==> flow/design.v <==
`timescale 1ns / 1ps
module debounce_one_shot(
    input CLK,
    input EN,
    input RST,
    input BTN,
    output logic DB_BTN
    );
    localparam logic [7:0] c_LOW_GOING_HIGH_CLOCKS = 8'h19;  
    localparam logic [7:0] c_HIGH_GOING_LOW_CLOCKS = 8'h33;  
    localparam logic [7:0] c_ONE_SHOT_CLOCKS       = 8'h01;  
    typedef enum { ST_init, ST_BTN_low, ST_BTN_low_to_high, ST_BTN_high, ST_BTN_high_to_low, ST_one_shot} STATES;
    STATES NS, PS;
    logic [7:0] s_db_count;
    logic s_count_rst, s_count_inc;
    always_ff @(posedge CLK) begin
        if (RST == 1'b1)
            s_db_count <= 8'h00;
        else if (EN == 1'b1) begin
            if (s_count_rst == 1'b1)
                s_db_count <= 8'h00;
            else if (s_count_inc == 1'b1)
                s_db_count <= s_db_count + 1;
        end
    end
    always_ff @(posedge CLK) begin
       if (RST == 1'b1)
           PS <= ST_init;
       else if (EN == 1'b1)
           PS <= NS; 
    end
    always_comb begin
        NS = ST_init;
        DB_BTN = 1'b0;
        s_count_rst = 1'b0;
        s_count_inc = 1'b0;
        case (PS)
            ST_init: begin           
                NS = ST_BTN_low;
                DB_BTN = 1'b0;
                s_count_rst = 1'b1;
            end
            ST_BTN_low: begin    
                if (BTN == 1'b1) begin        
                    NS = ST_BTN_low_to_high;  
                    s_count_inc = 1'b1;        
                end
                else begin
                    NS = ST_BTN_low;         
                    s_count_rst = 1'b1;
                end
            end
            ST_BTN_low_to_high: begin    
                if (BTN == 1'b1) begin   
                    if (s_db_count == c_LOW_GOING_HIGH_CLOCKS) begin 
                        NS = ST_BTN_high;
                        s_count_rst = 1'b1;
                    end
                    else begin           
                        NS = ST_BTN_low_to_high;
                        s_count_inc = 1'b1;
                    end
                end
                else begin               
                    NS = ST_BTN_low;
                    s_count_rst = 1'b1;
                end
            end
            ST_BTN_high: begin           
                if (BTN == 1'b1) begin 
                    NS = ST_BTN_high;
                    s_count_rst = 1'b1;
                end
                else begin               
                    NS = ST_BTN_high_to_low;
                    s_count_inc = 1'b1;
                end
            end
            ST_BTN_high_to_low: begin
                if (BTN == 1'b0) begin   
                    if (s_db_count == c_HIGH_GOING_LOW_CLOCKS) begin 
                        NS = ST_one_shot;
                        s_count_rst = 1'b1;
                    end
                    else begin           
                        NS = ST_BTN_high_to_low;
                        s_count_inc = 1'b1;
                    end
                end
                else begin               
                    NS = ST_BTN_high;
                    s_count_rst = 1'b1;
                end 
            end
            ST_one_shot: begin   
                if (s_db_count == c_ONE_SHOT_CLOCKS) begin  
                    NS = ST_init;
                    s_count_rst = 1'b1;
                    DB_BTN = 1'b0;
                end
                else begin               
                    NS = ST_one_shot;
                    s_count_inc = 1'b1;
                    DB_BTN = 1'b1;
                end
            end
            default: begin               
                NS = ST_init;
                s_count_rst = 1'b1;
                s_count_inc = 1'b0;
                DB_BTN = 1'b0;
            end
        endcase
    end
endmodule
`timescale 1ns / 1ps
module position_mover(   
    input RBTN,  
    input LBTN,  
    input clock,
    input en,
    input reset,
    input rst,
    output [2:0] columnPosition
    );
    logic [2:0] position;
    always_ff @(posedge clock) begin
        if (reset)
            position <= 3'b011;
        else if (!en)
            position <= position;
        else if (rst)
            position <= 3'b011;
        else begin
            if(RBTN && !LBTN && position < 6)        
                position <= position + 1;
            else if (LBTN && !RBTN && position > 0)  
                position <= position - 1;
        end
    end   
    assign columnPosition = position;  
endmodule
`timescale 1ns / 1ps
module game_state(
    input clock,
    input en,                                
    input reset,                             
    input rst,                               
    input select,                            
    input [2:0] columnPosition,
    output logic [7:0][7:0] green_grid,        
    output logic [7:0][7:0] blue_grid        
    );
    reg turn;     
    always_ff @ (posedge clock) begin 
        if (reset)
            turn <= 0;
        else if (!en)
            turn <= turn;
        else if (rst)                                 
            turn <= 0;
        else begin
            if (select)                          
                turn <= ~turn;
        end
    end
    reg [7:0] topRow;
    always_comb begin
        case (columnPosition)
            3'b000: topRow = 8'b01111111;                
            3'b001: topRow = 8'b10111111;                
            3'b010: topRow = 8'b11011111;
            3'b011: topRow = 8'b11101111;
            3'b100: topRow = 8'b11110111;
            3'b101: topRow = 8'b11111011;
            3'b110: topRow = 8'b11111101;
            default: topRow = 8'b11111111;
        endcase;
    end
    reg [6:0][2:0] columnCount;                  
    always_ff @ (posedge clock) begin
        if (reset) begin
            for(int i = 0; i < 7; i ++) begin 
                columnCount[i] <= 3'b000; 
            end
        end
        else if (!en) begin
        end
        else if (rst) begin                                 
            for(int i = 0; i < 7; i ++) begin 
                columnCount[i] <= 3'b000; 
            end
        end    
        else begin
            if(select && columnCount[columnPosition] < 5)   
                columnCount[columnPosition] <= columnCount[columnPosition] + 1;
        end
    end
    always_ff @ (posedge clock) begin
      if (reset) begin
        for(int i = 0; i < 8; i++) begin
            green_grid[i] <= 8'b11111111;
            blue_grid[i] <= 8'b11111111;
        end
      end
      else if (en) begin
        case (turn)
            (1'b0): begin 
                    green_grid[0] <= topRow;
                    blue_grid[0] <= 8'b11111111;
             end
            (1'b1): begin
                blue_grid[0] <= topRow;
                green_grid[0] <= 8'b11111111;
             end
        endcase
        if (rst) begin                           
            for(int i = 1; i < 8; i++) begin
                green_grid[i] <= 8'b11111111;
                blue_grid[i] <= 8'b11111111;
            end
        end 
        else begin
            if (select) begin                    
                case (turn)
                    (1'b0):  green_grid[7 - columnCount[columnPosition]][7 - columnPosition] <= 1'b0; 
                    (1'b1): blue_grid[7 - columnCount[columnPosition]][7 - columnPosition] <= 1'b0;
                endcase
            end
        end
      end
    end
endmodule
`timescale 1ns / 1ps
module matrix_driver(
    input clock,  
    input en,
    input reset,
    input [7:0][7:0] green_grid, blue_grid,        
    output logic [7:0] green_driver, blue_driver, row_driver    
    );
    logic [2:0] count;                           
    always_ff @ (posedge clock) begin
        if (reset)
            count <= 3'b000;
        else if (en)
            count <= count + 3'b001;
    end
    always @ (*)  begin                           
        case (count)                             
            3'b000: row_driver = 8'b00000001;        
            3'b001: row_driver = 8'b00000010;       
            3'b010: row_driver = 8'b00000100;
            3'b011: row_driver = 8'b00001000;
            3'b100: row_driver = 8'b00010000;
            3'b101: row_driver = 8'b00100000;
            3'b110: row_driver = 8'b01000000;
            3'b111: row_driver = 8'b10000000;
            default: row_driver = 8'b00000000;
        endcase
    end
    assign green_driver = green_grid[count];         
    assign blue_driver = blue_grid[count];
endmodule
`timescale 1ns / 1ps
module connect_four(
    input clock,
    input reset,                        
    input rbtn, lbtn, mbtn, bbtn,
    output logic [7:0] row, greenColumn, blueColumn  
    );
    logic inter_clock, db_mbtn, db_bbtn, db_lbtn, db_rbtn;
    logic [7:0][7:0] blue_gridTest, green_gridTest;
    logic [2:0] position;
    logic [7:0] topRow;
    clk_div MYCLOCK (
        .clk(clock),
        .reset(reset),
        .sclk(inter_clock)
    );   
    debounce_one_shot debouncer1 (
        .CLK(clock),
        .EN(inter_clock),
        .RST(reset),
        .BTN(mbtn),
        .DB_BTN(db_mbtn)
    );
    debounce_one_shot debouncer2 (
        .CLK(clock),
        .EN(inter_clock),
        .RST(reset),
        .BTN(bbtn),
        .DB_BTN(db_bbtn)
    );
    debounce_one_shot debouncer3 (   
        .CLK(clock),
        .EN(inter_clock),
        .RST(reset),
        .BTN(rbtn),
        .DB_BTN(db_rbtn)
    );
    debounce_one_shot debouncer4 (   
        .CLK(clock),
        .EN(inter_clock),
        .RST(reset),
        .BTN(lbtn),
        .DB_BTN(db_lbtn)
    );
    position_mover mover(
        .RBTN(db_rbtn),
        .LBTN(db_lbtn),
        .rst(db_bbtn),
        .clock(clock),
        .en(inter_clock),
        .reset(reset),
        .columnPosition(position)
    );
    game_state game(
        .clock(clock),
        .en(inter_clock),
        .reset(reset),
        .rst(db_bbtn),
        .select(db_mbtn),
        .columnPosition(position),
        .green_grid(green_gridTest),
        .blue_grid(blue_gridTest)
    );
    matrix_driver driver (
        .clock(clock),
        .en(inter_clock),
        .reset(reset),
        .blue_grid(blue_gridTest),
        .green_grid(green_gridTest),
        .green_driver(greenColumn),
        .blue_driver(blueColumn),
        .row_driver(row)
    );
endmodule
module clk_div (
    input clk,
    input reset,
    output sclk
    );
  localparam integer MAX_COUNT = 60; 
  integer div_cnt;
  reg tmp_clk; 
   always @ (posedge clk)              
   begin
         if (reset)
         begin
            tmp_clk <= 0;
            div_cnt <= 0;
         end else if (div_cnt == MAX_COUNT) 
         begin
            tmp_clk <= ~tmp_clk; 
            div_cnt <= 0;
         end else
            div_cnt <= div_cnt + 1;  
   end 
   assign sclk = (div_cnt == MAX_COUNT) && !tmp_clk; 
endmodule
**From RTL to reports: connect_four**

Tool output for the design above, in the order of the flow.
Lines are those of the file above, counted from 1.
Operators carry their Yosys type and port widths (W data, S select, Z words).
Cell names lack the library's common part.
A cell with n/a has no value.

- Design top: connect_four
- Clock port: clock
- Library: sky130hd
- Timing corner: tt_025C_1v80

**Word-level counts**

Counts by Yosys on the flattened word-level netlist (proc, flatten, opt, wreduce; memories kept). Print and check cells are left out.
Memory sizes are those after Yosys's memory passes, which may raise the word count (mostly to a power of two), join words into wider ones and drop unused or constant bits.

- Flip-flop bits (word level): 349
- Bits in read-only memories: 64
- Clocked read ports x word width: 8
- Memories: 1
- Bits of input ports: 6
- Output and inout port bits: 24
- Elaborated cells: 286

Memories:

| memory | words | width | read ports | write ports | RTL line | RTL |
|---|---|---|---|---|---|---|
| (name not given) | 8 | 8 | 1 | 0 | 250 | `case (count)` |

- $add $sub $neg: 14
- $mul: 1
- Magnitude comparators: 3
- Equal/unequal tests: 41
- Shift operators: 7
- Multiplexer cells: 142
- Bitwise operators: 10
- Reductions and logical operators: 31

Operators with widths:

| operator | count |
|---|---|
| $pmux W32 S6 | 4 |
| $eq A32 B2 Y1 const B | 8 |
| $eq A32 B3 Y1 const B | 8 |
| $pmux W64 S2 | 2 |
| $mux W32 | 8 |
| $mux W8 | 28 |
| $shift A1 B33 Y64 const A | 2 |
| $eq A32 B1 Y1 const B | 4 |
| $logic_not A32 Y1 | 4 |
| $and A64 B64 Y64 | 2 |
| $or A64 B64 Y64 | 2 |
| $shiftx A64 B7 Y8 | 2 |
| $mux W64 | 2 |
| $neg A32 Y33 | 2 |
| $not A64 Y64 | 1 |
| $mux W1 | 62 |
| $mux W3 | 20 |
| $pmux W8 S7 | 1 |
| $pmux W1 S5 | 8 |
| $shift A3 B33 Y21 | 1 |
| $shift A3 B33 Y21 const A | 1 |
| $shiftx A21 B32 Y3 | 1 |
| $add A32 B2 Y32 const B | 1 |
| $add A32 B32 Y32 | 1 |
| $eq A32 B7 Y1 const B | 1 |
| $add A8 B1 Y8 const B | 4 |
| $eq A8 B1 Y1 const B | 4 |
| $eq A8 B5 Y1 const B | 4 |

Other operator kinds: 26; their cells: 61.

**Logic depth**

Longest topological path by Yosys (ltp), each cell counted once; first at word level (registers and memories cut), then after technology mapping (sequential cells cut; the memories' decode and read muxes count).

- Word-level depth: 12
- ABC_AREA: 0
- Mapped depth: 18
- Gate-level depth less buffers: 14

**After synthesis**

The flow's flattened synthesis, as Yosys stat reports it; memories are mapped. The netlist is that of the ABC_AREA named above (0 if unset); the other value can give another one.

Cells by type:

| type | count | area in all (µm²) |
|---|---|---|
| dfxtp_1 | 253 | 5.06E+03 |
| mux4_2 | 34 | 765.734 |
| a21oi_1 | 144 | 720.691 |
| nor2_1 | 182 | 683.155 |
| nand2_1 | 106 | 397.882 |
| nand3_1 | 54 | 270.259 |
| ha_1 | 21 | 262.752 |
| xor2_1 | 28 | 245.235 |
| mux2_2 | 17 | 191.434 |
| mux2i_1 | 19 | 190.182 |
| clkbuf_1 | 47 | 176.419 |
| o21ai_0 | 35 | 175.168 |
| nor3_1 | 33 | 165.158 |
| and3_1 | 24 | 150.144 |
| or3_1 | 24 | 150.144 |
| o22a_1 | 17 | 148.893 |
| buf_2 | 29 | 145.139 |
| a31o_2 | 14 | 122.618 |

Other cell types: 62; their cells: 291.

- Cells in the netlist: 1372
- Cell area after synthesis: 0.0122405 mm²
- Flip-flop cells: 253
- Buffer cells: 87

The figures by module come from a second, unflattened synthesis with its own total; it is not the netlist above.

- Cells (unflattened synthesis): 1491
- Area (unflattened synthesis): 0.0132114 mm²

Each row is one instance without its submodules.

By module:

| module | times used | cells | area (mm²) |
|---|---|---|---|
| game_state | 1 | 747 | 0.0063123 |
| debounce_one_shot | 4 | 110 | 0.0008959 |
| clk_div | 1 | 195 | 0.0016991 |
| matrix_driver | 1 | 86 | 0.0014051 |
| position_mover | 1 | 23 | 0.0002115 |
| connect_four | 1 | 0 | 0 |

**Path before layout**

Source: OpenSTA report_checks on the synthesized netlist (no wires, ideal clock, input and output delay 20% of the period each), path of least setup slack; recovery checks are left aside. Register names are those of the netlist, which keeps one name where synthesis merged equal registers.

- Kind: reg2out
- From: register driver.count[1]
- To: output blueColumn[0]
- Period: 10000 ps
- Arrival time: 2251 ps
- Data required time: 8000 ps
- Slack: 5749 ps
- Delay of the path: 2251 ps
- Driving pins on the path: 6
- Period reached after synthesis: 4251 ps

"delay of the path" = arrival - input delay + setup time.
A path that ends at an output port has no setup time.
"driving pins on the path" counts driving pins, that of a launching flip-flop among them; a cell with two outputs on the path counts twice.
"period reached after synthesis" = period - worst setup slack (recovery checks aside). The figure is calculated, with input and output delays left at 20% of the set period.
Between the ends stands the longest chain of elaborated cells between them, by number of cells; it is not shown to be the way that was timed. Of several equally long chains one is given.
Each line given opens the expression or statement behind the cell; cells for indexed reads and writes are added by Yosys, which also makes memories of some case tables.

- Path through: dfxtp_1 clkbuf_1 clkbuf_1 clkbuf_1 mux4_2 mux2_2
- Length of the longest elaborated chain: 1
- Elaborated cells on any way between the ends: 1
- Those cells by class: 1 x shift

RTL lines, path after synthesis:

| what | RTL line | RTL |
|---|---|---|
| start, declared | 242 | `logic [2:0] count;` |
| start, assigned | 245 | `count <= 3'b000;` |
| start, assigned | 247 | `count <= count + 3'b001;` |
| $shiftx A64 B7 Y8 | 263 | `assign blue_driver = blue_grid[count];` |
| end, declared | 270 | `output logic [7:0] row, greenColumn, blueColumn` |

**Worst path after layout**

Path of least setup slack in the final report of record 3 (OpenROAD, finished layout, wires in). Where an end is a register, its clock arrival counts in the times.
The path's times are printed in steps of 10 ps; the period is the one set.

- Kind: reg2out
- From: register driver.count[1]
- To: output blueColumn[3]
- Period: 3230 ps
- Arrival time: 2510 ps
- Data required time: 2580 ps
- Slack: 70 ps
- Driving pins on the path: 5

Between the ends stands the longest chain of elaborated cells between them, by number of cells; it is not shown to be the way that was timed. Of several equally long chains one is given.

- Path through: dfxtp_4 buf_12 mux4_2 mux2_2 clkdlybuf4s50_1
- Length of the longest elaborated chain: 1
- Elaborated cells on any way between the ends: 1
- Those cells by class: 1 x shift

RTL lines, path post-layout:

| what | RTL line | RTL |
|---|---|---|
| start, declared | 242 | `logic [2:0] count;` |
| start, assigned | 245 | `count <= 3'b000;` |
| start, assigned | 247 | `count <= count + 3'b001;` |
| $shiftx A64 B7 Y8 | 263 | `assign blue_driver = blue_grid[count];` |
| end, declared | 270 | `output logic [7:0] row, greenColumn, blueColumn` |

Record of 3 stored runs of the RTL-to-layout flow on connect_four, platform sky130hd. The runs are unordered. Constraints: input delay and output delay 20% of the set period each, output load 0.01 pF.
"achieved clock period" is the run's clock period less its worst setup slack. It is reckoned from that one timing run; input and output delays stay at 20% of the period that was set.
"worst setup path time" is the time allowed to the run's worst setup path (the clock period less input and output delay, where it has them) less its slack. Clock arrival times count: a late capture clock shortens it, a late launch clock lengthens it.
"power consumption" rests on the timing tool's default activity at the inputs, not on a simulated workload.
"worst setup path time" is known to 10 ps.

### Record 1

Settings: `ABC_AREA=1`, `CAP_MARGIN=5`, `CELL_PAD_IN_SITES_DETAIL_PLACEMENT=2`, `CORE_UTILIZATION=60`, `CTS_CLUSTER_SIZE=46`, `GPL_ROUTABILITY_DRIVEN=0`, `GPL_TIMING_DRIVEN=0`, `MAX_ROUTING_LAYER=met5`, `MIN_ROUTING_LAYER=met1`, `PLACE_DENSITY=0.6`, `SLEW_MARGIN=0`, `TNS_END_PERCENT=85`, `period_ns=4.72`, `CORE_MARGIN=2`

Stopped before the end: placement reported DPL-0033.

### Record 2

Settings: `ABC_AREA=1`, `CELL_PAD_IN_SITES_DETAIL_PLACEMENT=2`, `CORE_UTILIZATION=60`, `CTS_CLUSTER_SIZE=46`, `GPL_TIMING_DRIVEN=0`, `MAX_ROUTING_LAYER=met4`, `MIN_ROUTING_LAYER=met2`, `PLACE_DENSITY=0.6`, `SLEW_MARGIN=10`, `TNS_END_PERCENT=85`, `period_ns=10.0`, `CAP_MARGIN=20`, `CORE_MARGIN=2`

Stopped before the end: placement reported DPL-0033.

### Record 3

Settings: `CELL_PAD_IN_SITES_DETAIL_PLACEMENT=1`, `CELL_PAD_IN_SITES_GLOBAL_PLACEMENT=2`, `CORE_ASPECT_RATIO=0.55`, `CORE_MARGIN=6`, `CORE_UTILIZATION=44`, `GPL_TIMING_DRIVEN=1`, `PLACE_DENSITY_LB_ADDON=0.08`, `TNS_END_PERCENT=40`, `period_ns=3.23`, `CAP_MARGIN=20`, `SLEW_MARGIN=20`

- Setup total negative slack: 0 ps
- Setup slack of the critical path: 72 ps
- Area of the die: 0.0321461 mm²
- Yosys chip area after synthesis: 0.0122405 mm²
- Worst setup path time: 2510 ps
- Worst path kind: reg2out
- Final worst hold slack: 454 ps
- Achieved clock period: 3158 ps
- Power consumption: 6.303 mW
- Standard-cell area of the final layout: 0.0142724 mm²
- Final utilization: 53.2 %
